==> flow/design.v <==
module mem_registradores(
  input         clk,
  input         w,
  input  [4:0]  dst1,
  input  [4:0]  src1,
  input  [4:0]  src2,
  output [31:0] v1,
  output [31:0] v2,
  input  [31:0] t1);
reg [31:0] memory [31:0];
assign v1 = memory[src1];
assign v2 = memory[src2];
always @(posedge clk) begin
  if (w) begin
    memory[dst1] <= t1;
  end
end
endmodule
module alu(
  input [31:0] v1,
  input [31:0] v2,
  input [4:0]  op,
  output [31:0] alu_out);
reg [31:0] alu_out_reg;
assign alu_out = alu_out_reg;
always @(v1, v2, op) begin
  case(op)
    0: alu_out_reg = v1 + v2;
    1: alu_out_reg = v1 - v2;
    2: alu_out_reg = v1 * v2;
    3: alu_out_reg = v1 << v2;
    4: alu_out_reg = v1 & v2;
    5: alu_out_reg = v1 | v2;
    default: alu_out_reg = 32'd0;
  endcase
end
endmodule
module inst_decoder(
  input [31:0] instruction,
  output b,  
  output w,  
  output [4:0] op,  
  output i,  
  output [4:0] imm,  
  output [4:0] dst1,  
  output [4:0] src1,  
  output [4:0] src2);  
  assign op   = instruction[31:27];
  assign b    = instruction[26];
  assign w    = instruction[25];
  assign i    = instruction[24];
  assign dst1 = instruction[23:19];
  assign src1 = instruction[18:14];
  assign src2 = instruction[13:9];
  assign imm  = instruction[8:4];
endmodule
module processor(
  input clk,
  input rst,
  input [31:0] instruction,
  output [31:0] instruction_addr);
  wire b, w, i;
  wire [4:0] op;
  wire [4:0] imm;
  wire [4:0] dst1;
  wire [4:0] src1;
  wire [4:0] src2;
  wire [31:0] alu_out;
  wire [31:0] t1;
  wire [31:0] v1;
  wire [31:0] v2;
  assign t1 = i ? alu_out : imm;
  reg [31:0] pc;
  assign instruction_addr = pc;
  always @(posedge clk) begin
    if (rst)
      pc <= 0;
    else if (b)
      pc <= pc + t1;
    else
      pc <= pc + 1;
  end
  mem_registradores R(
    clk,
    w,
    dst1,
    src1,
    src2,
    v1,
    v2,
    t1);
  alu A(
    v1,
    v2,
    op,
    alu_out);
  inst_decoder D(
    instruction, 
    b, 
    w, 
    op, 
    i, 
    imm, 
    dst1, 
    src1, 
    src2);
  endmodule
Hand-over note for processor

From RTL to reports: processor
Each step is given for the RTL above and for the edited RTL.
"before" refers to lines of the RTL above, "after" to lines of the edited file.
"change": "after" minus "before" as printed here. "rel_change_pct": 100 x difference / "before".
Operators carry their Yosys type and port widths (W data, S select, Z words).
Cell names lack the library's common part.
{"block": "inputs", "design": "processor", "clock_port": "clk", "cell_library": "sky130hd", "pvt_corner": "tt_025C_1v80"}

Edit of the RTL
The edit as a unified diff against the file above.
The edited RTL no longer does the same as the RTL above: the edit was made by script, with no optimisation intended.
begin of diff
@@ -79,5 +79,5 @@
       pc <= pc + t1;
     else
-      pc <= pc + 1;
+      pc <= pc - 1;
   end
   mem_registradores R(
end of diff

After elaboration
Yosys after proc, flatten, opt, wreduce and memory -nomap, before mapping. Enables and synchronous resets that opt folds into registers are not counted as muxes. Memory bits, and registers merged into a memory's read port (data or address), are not among the register bits. Print and check cells are not counted. Equal cells are merged and count once.
Yosys's memory passes give these memory sizes; they may raise the number of words (mostly to a power of two), join words into wider ones and drop unused or constant bits.
{"block": "word_totals", "item": "register_bits", "before": 32, "after": 32, "change": 0, "rel_change_pct": 0.00}
{"block": "word_totals", "item": "mem_bits_rw", "before": 1024, "after": 1024, "change": 0, "rel_change_pct": 0.00}
{"block": "word_totals", "item": "memories", "before": 1, "after": 1, "change": 0, "rel_change_pct": 0.00}
{"block": "word_totals", "item": "input_bits", "before": 34, "after": 34, "change": 0, "rel_change_pct": 0.00}
{"block": "word_totals", "item": "out_inout_bits", "before": 32, "after": 32, "change": 0, "rel_change_pct": 0.00}
{"block": "word_totals", "item": "elab_cells", "before": 22, "after": 22, "change": 0, "rel_change_pct": 0.00}
{"block": "op_classes", "item": "add_sub_neg", "before": 4, "after": 4, "change": 0, "rel_change_pct": 0.00}
{"block": "op_classes", "item": "n_mul", "before": 1, "after": 1, "change": 0, "rel_change_pct": 0.00}
{"block": "op_classes", "item": "equal", "before": 5, "after": 5, "change": 0, "rel_change_pct": 0.00}
{"block": "op_classes", "item": "shift", "before": 1, "after": 1, "change": 0, "rel_change_pct": 0.00}
{"block": "op_classes", "item": "mux", "before": 6, "after": 6, "change": 0, "rel_change_pct": 0.00}
{"block": "op_classes", "item": "bitwise", "before": 2, "after": 2, "change": 0, "rel_change_pct": 0.00}
{"block": "op_classes", "item": "n_reduce_logical", "before": 1, "after": 1, "change": 0, "rel_change_pct": 0.00}
{"block": "mem_list", "item": "memory_list", "before": "R.memory 32x32 r2 w1", "after": "R.memory 32x32 r2 w1"}
{"block": "ops", "op": "$add A32 B1 Y32 const B", "before": 1, "after": 0, "change": -1, "rel_change_pct": -100.00}
{"block": "ops", "op": "$sub A32 B1 Y32 const B", "before": 0, "after": 1, "change": 1}
{"block": "ops", "op": "$mux W32", "before": 3, "after": 3, "change": 0, "rel_change_pct": 0.00}
{"block": "ops", "op": "$add A32 B32 Y32", "before": 2, "after": 2, "change": 0, "rel_change_pct": 0.00}
{"block": "ops", "op": "$eq A5 B2 Y1 const B", "before": 2, "after": 2, "change": 0, "rel_change_pct": 0.00}
{"block": "ops", "op": "$eq A5 B3 Y1 const B", "before": 2, "after": 2, "change": 0, "rel_change_pct": 0.00}
{"block": "ops", "op": "$and A32 B32 Y32", "before": 1, "after": 1, "change": 0, "rel_change_pct": 0.00}
{"block": "ops", "op": "$eq A5 B1 Y1 const B", "before": 1, "after": 1, "change": 0, "rel_change_pct": 0.00}
{"block": "ops", "op": "$logic_not A5 Y1", "before": 1, "after": 1, "change": 0, "rel_change_pct": 0.00}
{"block": "ops", "op": "$mul A32 B32 Y32", "before": 1, "after": 1, "change": 0, "rel_change_pct": 0.00}
{"block": "ops", "op": "$mux W1", "before": 1, "after": 1, "change": 0, "rel_change_pct": 0.00}
{"block": "ops", "op": "$mux W5", "before": 1, "after": 1, "change": 0, "rel_change_pct": 0.00}
{"block": "ops", "op": "$or A32 B32 Y32", "before": 1, "after": 1, "change": 0, "rel_change_pct": 0.00}
{"block": "ops", "op": "$pmux W32 S6", "before": 1, "after": 1, "change": 0, "rel_change_pct": 0.00}
{"block": "ops", "op": "$shl A32 B32 Y32", "before": 1, "after": 1, "change": 0, "rel_change_pct": 0.00}
{"block": "ops", "op": "$sub A32 B32 Y32", "before": 1, "after": 1, "change": 0, "rel_change_pct": 0.00}

Longest topological paths
Yosys ltp: most cells in a row. Word level: on the elaborated netlist, between registers, memories and ports. Mapped: between sequential cells and ports; inverters and the memories' decode and read muxes count.
{"block": "depth", "item": "depth_word", "before": 5, "after": 5, "change": 0, "rel_change_pct": 0.00}
{"block": "depth", "item": "ABC_AREA", "before": "0", "after": "0"}
{"block": "depth", "item": "depth_mapped", "before": 56, "after": 55, "change": -1, "rel_change_pct": -1.79}
{"block": "depth", "item": "mapped_depth_nobuf", "before": 45, "after": 46, "change": 1, "rel_change_pct": 2.22}

Netlist
Yosys stat after the flow's synthesis: flattened, memories mapped to cells. It holds for the ABC_AREA given above (unset counts as 0); a run with the other value may have another netlist.
{"block": "synth_totals", "item": "stdcells", "before": 5223, "after": 5394, "change": 171, "rel_change_pct": 3.27}
{"block": "synth_totals", "item": "yosys_area_um2", "before": 70292.4, "after": 70891.7, "change": 599.3, "rel_change_pct": 0.85}
{"block": "synth_totals", "item": "seq_area_um2", "before": 31390.1, "after": 31390.1, "change": 0.0, "rel_change_pct": 0.00}
{"block": "synth_totals", "item": "ff_cells", "before": 1056, "after": 1056, "change": 0, "rel_change_pct": 0.00}
{"block": "types", "cell_type": "mux2i_1", "before": 283, "after": 410, "change": 127, "rel_change_pct": 44.88}
{"block": "types", "cell_type": "mux4_2", "before": 478, "after": 383, "change": -95, "rel_change_pct": -19.87}
{"block": "types", "cell_type": "a22oi_1", "before": 103, "after": 163, "change": 60, "rel_change_pct": 58.25}
{"block": "types", "cell_type": "nand2_1", "before": 424, "after": 390, "change": -34, "rel_change_pct": -8.02}
{"block": "types", "cell_type": "nor2_1", "before": 348, "after": 382, "change": 34, "rel_change_pct": 9.77}
{"block": "types", "cell_type": "and2_1", "before": 93, "after": 60, "change": -33, "rel_change_pct": -35.48}
{"block": "types", "cell_type": "nand3_1", "before": 75, "after": 104, "change": 29, "rel_change_pct": 38.67}
{"block": "types", "cell_type": "buf_2", "before": 49, "after": 78, "change": 29, "rel_change_pct": 59.18}
{"block": "types", "cell_type": "buf_1", "before": 49, "after": 28, "change": -21, "rel_change_pct": -42.86}
{"block": "types", "cell_type": "nor2b_1", "before": 62, "after": 47, "change": -15, "rel_change_pct": -24.19}
{"block": "types", "cell_type": "nor3_1", "before": 35, "after": 20, "change": -15, "rel_change_pct": -42.86}
{"block": "types", "cell_type": "nand2b_1", "before": 53, "after": 67, "change": 14, "rel_change_pct": 26.42}
{"block": "types", "cell_type": "mux4_1", "before": 0, "after": 12, "change": 12}
{"block": "types", "cell_type": "clkbuf_1", "before": 168, "after": 157, "change": -11, "rel_change_pct": -6.55}
{"block": "types", "cell_type": "a211oi_1", "before": 14, "after": 24, "change": 10, "rel_change_pct": 71.43}
{"block": "types", "cell_type": "o21ai_1", "before": 0, "after": 10, "change": 10}
{"block": "types", "cell_type": "a31oi_1", "before": 20, "after": 29, "change": 9, "rel_change_pct": 45.00}
{"block": "types", "cell_type": "buf_6", "before": 14, "after": 23, "change": 9, "rel_change_pct": 64.29}
The list need not be complete.
By module: a second synthesis without flattening, with its own total; a netlist apart from the flattened one above.
{"block": "unflattened", "item": "cells_unflattened", "before": 6198, "after": 6205, "change": 7, "rel_change_pct": 0.11}
{"block": "unflattened", "item": "hier_area_um2", "before": 72627.2, "after": 72652.2, "change": 25.0, "rel_change_pct": 0.03}
Rows give one instance, submodules left out.
{"block": "modules_before", "module": "mem_registradores", "n_inst": 1, "n_cells": 3386, "mod_area_um2": 48789.3, "mod_seq_area_um2": 30749.5}
{"block": "modules_before", "module": "alu", "n_inst": 1, "n_cells": 2408, "mod_area_um2": 20631.0, "mod_seq_area_um2": 0.0}
{"block": "modules_before", "module": "processor", "n_inst": 1, "n_cells": 376, "mod_area_um2": 2996.6, "mod_seq_area_um2": 640.6}
{"block": "modules_before", "module": "inst_decoder", "n_inst": 1, "n_cells": 28, "mod_area_um2": 210.2, "mod_seq_area_um2": 0.0}
{"block": "modules_after", "module": "mem_registradores", "n_inst": 1, "n_cells": 3386, "mod_area_um2": 48789.3, "mod_seq_area_um2": 30749.5}
{"block": "modules_after", "module": "alu", "n_inst": 1, "n_cells": 2408, "mod_area_um2": 20631.0, "mod_seq_area_um2": 0.0}
{"block": "modules_after", "module": "processor", "n_inst": 1, "n_cells": 383, "mod_area_um2": 3021.6, "mod_seq_area_um2": 640.6}
{"block": "modules_after", "module": "inst_decoder", "n_inst": 1, "n_cells": 28, "mod_area_um2": 210.2, "mod_seq_area_um2": 0.0}

Path before layout
Source: OpenSTA report_checks on the synthesized netlist (no wires, ideal clock, input and output delay 20% of the period each), path of least setup slack; recovery checks are left aside. Register names are those of the netlist, which keeps one name where synthesis merged equal registers.
{"block": "synth_timing", "item": "path_kind", "before": "input-to-reg", "after": "input-to-reg"}
{"block": "synth_timing", "item": "from", "before": "input port instruction[11]", "after": "input port instruction[9]"}
{"block": "synth_timing", "item": "to", "before": "register pc[31]", "after": "register pc[31]"}
{"block": "synth_timing", "item": "period_ns", "before": 12.5, "after": 12.5, "change": 0.0, "rel_change_pct": 0.00}
{"block": "synth_timing", "item": "in_delay_ns", "before": 2.500, "after": 2.500, "change": 0.000, "rel_change_pct": 0.00}
{"block": "synth_timing", "item": "launch_ns", "before": 2.500, "after": 2.500, "change": 0.000, "rel_change_pct": 0.00}
{"block": "synth_timing", "item": "arrival_ns", "before": 13.961, "after": 14.162, "change": 0.201, "rel_change_pct": 1.44}
{"block": "synth_timing", "item": "required_ns", "before": 12.372, "after": 12.436, "change": 0.064, "rel_change_pct": 0.52}
{"block": "synth_timing", "item": "setup_slack_ns", "before": -1.589, "after": -1.727, "change": -0.138}
{"block": "synth_timing", "item": "delay_ns", "before": 11.589, "after": 11.726, "change": 0.137, "rel_change_pct": 1.18}
{"block": "synth_timing", "item": "path_stages", "before": 50, "after": 46, "change": -4, "rel_change_pct": -8.00}
{"block": "synth_timing", "item": "path_buffers", "before": 7, "after": 6, "change": -1, "rel_change_pct": -14.29}
{"block": "synth_timing", "item": "period_less_setup_slack_ns", "before": 14.089, "after": 14.227, "change": 0.138, "rel_change_pct": 0.98}
"delay_ns" = arrival - input delay + setup time.
"path_stages" counts driving pins, that of a launching flip-flop among them; a cell with two outputs on the path counts twice.
"period_less_setup_slack_ns" is the clock period less the worst setup slack; recovery checks do not enter. This is arithmetic on one report: input and output delays are still those of the set period (20% each).
The rows between start and end are the longest chain of elaborated cells between them; the timing report does not say that the signal goes this way. Where chains are equally long, one stands for them.
A line is the first line of the expression or statement that the cell stems from. Yosys adds cells for indexed reads and writes and turns some case tables into memories.
The chain passes a memory read, where the word-level depth is cut; so it can be longer than that depth.
At most two assigning lines are given for a register; there are more.
{"block": "synth_via_before", "cell_sequence": "buf_2 -> buf_2 -> clkbuf_1 -> buf_1 -> mux4_2 -> mux2i_1 -> nor2_1 -> a211o_1 -> clkbuf_1 -> inv_1 -> clkbuf_1 -> buf_1 -> nor2_1 -> fa_1 -> inv_1 -> fa_1 -> inv_1 -> fa_1 -> [... 14 more ...] -> o21bai_1 -> a21oi_1 -> o21bai_1 -> a21oi_1 -> mux2i_1 -> a21oi_1 -> and2_1 -> ha_1 -> nor2b_1 -> o21ai_0 -> nand2b_1 -> nor2_1 -> o21ai_0 -> a21o_1 -> a21oi_1 -> xnor2_1 -> xnor2_1 -> nor2_1", "elab_chain_len": 6, "cells_between": 11, "cone_lines": 11}
{"block": "synth_rtl_before", "item": "start: declaration", "line": 60, "rtl": "input [31:0] instruction,"}
{"block": "synth_rtl_before", "item": "$mem_v2 Z32 W32", "line": 10, "rtl": "reg [31:0] memory [31:0];"}
{"block": "synth_rtl_before", "item": "$mul A32 B32 Y32", "line": 30, "rtl": "2: alu_out_reg = v1 * v2;"}
{"block": "synth_rtl_before", "item": "$pmux W32 S6", "line": 27, "rtl": "case(op)"}
{"block": "synth_rtl_before", "item": "$mux W32", "line": 72, "rtl": "assign t1 = i ? alu_out : imm;"}
{"block": "synth_rtl_before", "item": "$add A32 B32 Y32", "line": 79, "rtl": "pc <= pc + t1;"}
{"block": "synth_rtl_before", "item": "$mux W32", "line": 78, "rtl": "else if (b)"}
{"block": "synth_rtl_before", "item": "end: assignment", "line": 79}
{"block": "synth_rtl_before", "item": "end: assignment", "line": 81, "rtl": "pc <= pc + 1;"}
{"block": "synth_rtl_before", "item": "end: declaration", "line": 73, "rtl": "reg [31:0] pc;"}
{"block": "synth_via_after", "cell_sequence": "buf_2 -> buf_2 -> mux4_2 -> mux2_2 -> nand2_1 -> and4_1 -> buf_4 -> clkbuf_1 -> clkbuf_1 -> buf_1 -> nor2_1 -> fa_1 -> inv_1 -> fa_1 -> inv_1 -> fa_1 -> inv_1 -> fa_1 -> [... 10 more ...] -> o21ai_0 -> nand2_1 -> xor2_1 -> a22oi_1 -> a31oi_1 -> nand2b_1 -> ha_1 -> a21oi_1 -> nor3b_1 -> o211ai_1 -> a31oi_1 -> o21ai_0 -> a21o_1 -> a21oi_1 -> o21ai_0 -> a21oi_1 -> xnor3_1 -> nor2_1", "elab_chain_len": 6, "cells_between": 11, "cone_lines": 11}
{"block": "synth_rtl_after", "item": "start: declaration", "line": 60, "rtl": "input [31:0] instruction,"}
{"block": "synth_rtl_after", "item": "$mem_v2 Z32 W32", "line": 10, "rtl": "reg [31:0] memory [31:0];"}
{"block": "synth_rtl_after", "item": "$mul A32 B32 Y32", "line": 30, "rtl": "2: alu_out_reg = v1 * v2;"}
{"block": "synth_rtl_after", "item": "$pmux W32 S6", "line": 27, "rtl": "case(op)"}
{"block": "synth_rtl_after", "item": "$mux W32", "line": 72, "rtl": "assign t1 = i ? alu_out : imm;"}
{"block": "synth_rtl_after", "item": "$add A32 B32 Y32", "line": 79, "rtl": "pc <= pc + t1;"}
{"block": "synth_rtl_after", "item": "$mux W32", "line": 78, "rtl": "else if (b)"}
{"block": "synth_rtl_after", "item": "end: assignment", "line": 79}
{"block": "synth_rtl_after", "item": "end: assignment", "line": 81, "rtl": "pc <= pc - 1;"}
{"block": "synth_rtl_after", "item": "end: declaration", "line": 73, "rtl": "reg [31:0] pc;"}

Worst path after layout
Path of least setup slack in the final report of each run of pair 1 (OpenROAD, finished layout, wires in). Where an end is a register, its clock arrival counts in the times.
{"block": "layout_timing", "item": "path_kind", "before": "input-to-reg", "after": "input-to-reg"}
{"block": "layout_timing", "item": "from", "before": "input port instruction[10]", "after": "input port instruction[15]"}
{"block": "layout_timing", "item": "to", "before": "register pc[28]", "after": "register pc[30]"}
{"block": "layout_timing", "item": "period_ns", "before": 12.5, "after": 12.5, "change": 0.0, "rel_change_pct": 0.00}
{"block": "layout_timing", "item": "in_delay_ns", "before": 2.50, "after": 2.50, "change": 0.00, "rel_change_pct": 0.00}
{"block": "layout_timing", "item": "launch_ns", "before": 2.50, "after": 2.50, "change": 0.00, "rel_change_pct": 0.00}
{"block": "layout_timing", "item": "arrival_ns", "before": 12.70, "after": 12.77, "change": 0.07, "rel_change_pct": 0.55}
{"block": "layout_timing", "item": "required_ns", "before": 13.12, "after": 13.11, "change": -0.01, "rel_change_pct": -0.08}
{"block": "layout_timing", "item": "setup_slack_ns", "before": 0.41, "after": 0.34, "change": -0.07}
{"block": "layout_timing", "item": "path_stages", "before": 40, "after": 38, "change": -2, "rel_change_pct": -5.00}
{"block": "layout_timing", "item": "path_buffers", "before": 4, "after": 7, "change": 3, "rel_change_pct": 75.00}
The rows between start and end are the longest chain of elaborated cells between them; the timing report does not say that the signal goes this way. Where chains are equally long, one stands for them.
The chain passes a memory read, where the word-level depth is cut; so it can be longer than that depth.
At most two assigning lines are given for a register; there are more.
{"block": "layout_via_before", "cell_sequence": "buf_8 -> mux4_2 -> mux4_2 -> a211o_2 -> inv_2 -> nor2_1 -> fa_1 -> fa_1 -> inv_1 -> fa_1 -> inv_1 -> fa_1 -> ha_1 -> ha_1 -> inv_1 -> fa_1 -> fa_1 -> inv_1 -> [... 4 more ...] -> a31o_2 -> a31oi_2 -> o21ai_2 -> buf_4 -> a21oi_1 -> o21ba_2 -> o21bai_1 -> xor2_1 -> a211oi_4 -> nor2_1 -> buf_4 -> ha_1 -> nand4_1 -> buf_4 -> o31ai_1 -> a31oi_1 -> a211o_1 -> mux2_2", "elab_chain_len": 6, "cells_between": 11, "cone_lines": 11}
{"block": "layout_rtl_before", "item": "start: declaration", "line": 60, "rtl": "input [31:0] instruction,"}
{"block": "layout_rtl_before", "item": "$mem_v2 Z32 W32", "line": 10, "rtl": "reg [31:0] memory [31:0];"}
{"block": "layout_rtl_before", "item": "$mul A32 B32 Y32", "line": 30, "rtl": "2: alu_out_reg = v1 * v2;"}
{"block": "layout_rtl_before", "item": "$pmux W32 S6", "line": 27, "rtl": "case(op)"}
{"block": "layout_rtl_before", "item": "$mux W32", "line": 72, "rtl": "assign t1 = i ? alu_out : imm;"}
{"block": "layout_rtl_before", "item": "$add A32 B32 Y32", "line": 79, "rtl": "pc <= pc + t1;"}
{"block": "layout_rtl_before", "item": "$mux W32", "line": 78, "rtl": "else if (b)"}
{"block": "layout_rtl_before", "item": "end: assignment", "line": 79}
{"block": "layout_rtl_before", "item": "end: assignment", "line": 81, "rtl": "pc <= pc + 1;"}
{"block": "layout_rtl_before", "item": "end: declaration", "line": 73, "rtl": "reg [31:0] pc;"}
{"block": "layout_via_after", "cell_sequence": "clkbuf_8 -> buf_12 -> buf_4 -> nor2b_1 -> nand3_1 -> and4_1 -> buf_12 -> buf_4 -> buf_4 -> nor2_1 -> fa_1 -> fa_1 -> inv_1 -> fa_1 -> inv_1 -> fa_1 -> inv_1 -> fa_1 -> [... 2 more ...] -> fa_1 -> fa_1 -> ha_1 -> a21o_1 -> a221oi_1 -> inv_1 -> a31oi_2 -> o211ai_1 -> or3_1 -> nand3_1 -> a21oi_2 -> buf_4 -> nand2b_1 -> ha_1 -> and3_1 -> a311oi_2 -> xor2_1 -> nor2_1", "elab_chain_len": 6, "cells_between": 11, "cone_lines": 11}
{"block": "layout_rtl_after", "item": "start: declaration", "line": 60, "rtl": "input [31:0] instruction,"}
{"block": "layout_rtl_after", "item": "$mem_v2 Z32 W32", "line": 10, "rtl": "reg [31:0] memory [31:0];"}
{"block": "layout_rtl_after", "item": "$mul A32 B32 Y32", "line": 30, "rtl": "2: alu_out_reg = v1 * v2;"}
{"block": "layout_rtl_after", "item": "$pmux W32 S6", "line": 27, "rtl": "case(op)"}
{"block": "layout_rtl_after", "item": "$mux W32", "line": 72, "rtl": "assign t1 = i ? alu_out : imm;"}
{"block": "layout_rtl_after", "item": "$add A32 B32 Y32", "line": 79, "rtl": "pc <= pc + t1;"}
{"block": "layout_rtl_after", "item": "$mux W32", "line": 78, "rtl": "else if (b)"}
{"block": "layout_rtl_after", "item": "end: assignment", "line": 79}
{"block": "layout_rtl_after", "item": "end: assignment", "line": 81, "rtl": "pc <= pc - 1;"}
{"block": "layout_rtl_after", "item": "end: declaration", "line": 73, "rtl": "reg [31:0] pc;"}

Measured runs
Both versions went through the flow (Yosys, OpenROAD) with the same settings in each pair. Constraints: input delay and output delay 20% of the set period each, output load 0.01 pF.
{"block": "flow_settings_pair_1", "CORE_UTILIZATION": 40, "PLACE_DENSITY": 0.6, "period_ns": 12.5, "CAP_MARGIN": 20, "CORE_MARGIN": 2, "SLEW_MARGIN": 20}
{"block": "results_pair_1", "item": "synth_area_um2", "before": 70292.4, "after": 70891.7, "change": 599.3, "rel_change_pct": 0.85}
{"block": "results_pair_1", "item": "total_die_area_um2", "before": 179098.0, "after": 180612.0, "change": 1514.0, "rel_change_pct": 0.85}
{"block": "results_pair_1", "item": "final_cell_area_um2", "before": 83338.7, "after": 84318.4, "change": 979.7, "rel_change_pct": 1.18}
{"block": "results_pair_1", "item": "util_frac", "before": 0.478, "after": 0.479, "change": 0.001}
{"block": "results_pair_1", "item": "final_setup_ws_ns", "before": 0.411, "after": 0.340, "change": -0.071}
{"block": "results_pair_1", "item": "setup_tns_ns", "before": 0.000, "after": 0.000, "change": 0.000}
{"block": "results_pair_1", "item": "ws_hold_ns", "before": 0.677, "after": 0.608, "change": -0.069}
{"block": "results_pair_1", "item": "timing.achieved_period_ns", "before": 12.089, "after": 12.160, "change": 0.071, "rel_change_pct": 0.59}
{"block": "flow_settings_pair_2", "CAP_MARGIN": 10, "CELL_PAD_IN_SITES_GLOBAL_PLACEMENT": 1, "CORE_UTILIZATION": 57, "CTS_CLUSTER_SIZE": 44, "MAX_ROUTING_LAYER": "met5", "period_ns": 18.2, "CORE_MARGIN": 2, "SLEW_MARGIN": 20}
{"block": "results_pair_2", "item": "synth_area_um2", "before": 70292.4, "after": 70891.7, "change": 599.3, "rel_change_pct": 0.85}
{"block": "results_pair_2", "item": "total_die_area_um2", "before": 126146.0, "after": 127210.0, "change": 1064.0, "rel_change_pct": 0.84}
{"block": "results_pair_2", "item": "final_cell_area_um2", "before": 77005.1, "after": 77675.7, "change": 670.6, "rel_change_pct": 0.87}
{"block": "results_pair_2", "item": "util_frac", "before": 0.631, "after": 0.628, "change": -0.003}
{"block": "results_pair_2", "item": "final_setup_ws_ns", "before": 2.401, "after": 1.828, "change": -0.573}
{"block": "results_pair_2", "item": "setup_tns_ns", "before": 0.000, "after": 0.000, "change": 0.000}
{"block": "results_pair_2", "item": "ws_hold_ns", "before": 0.600, "after": 0.610, "change": 0.010}
{"block": "results_pair_2", "item": "timing.achieved_period_ns", "before": 15.799, "after": 16.372, "change": 0.573, "rel_change_pct": 3.63}
"timing.achieved_period_ns" means the clock period less the worst setup slack. The figure is calculated, with input and output delays left at 20% of the set period.

End of note.
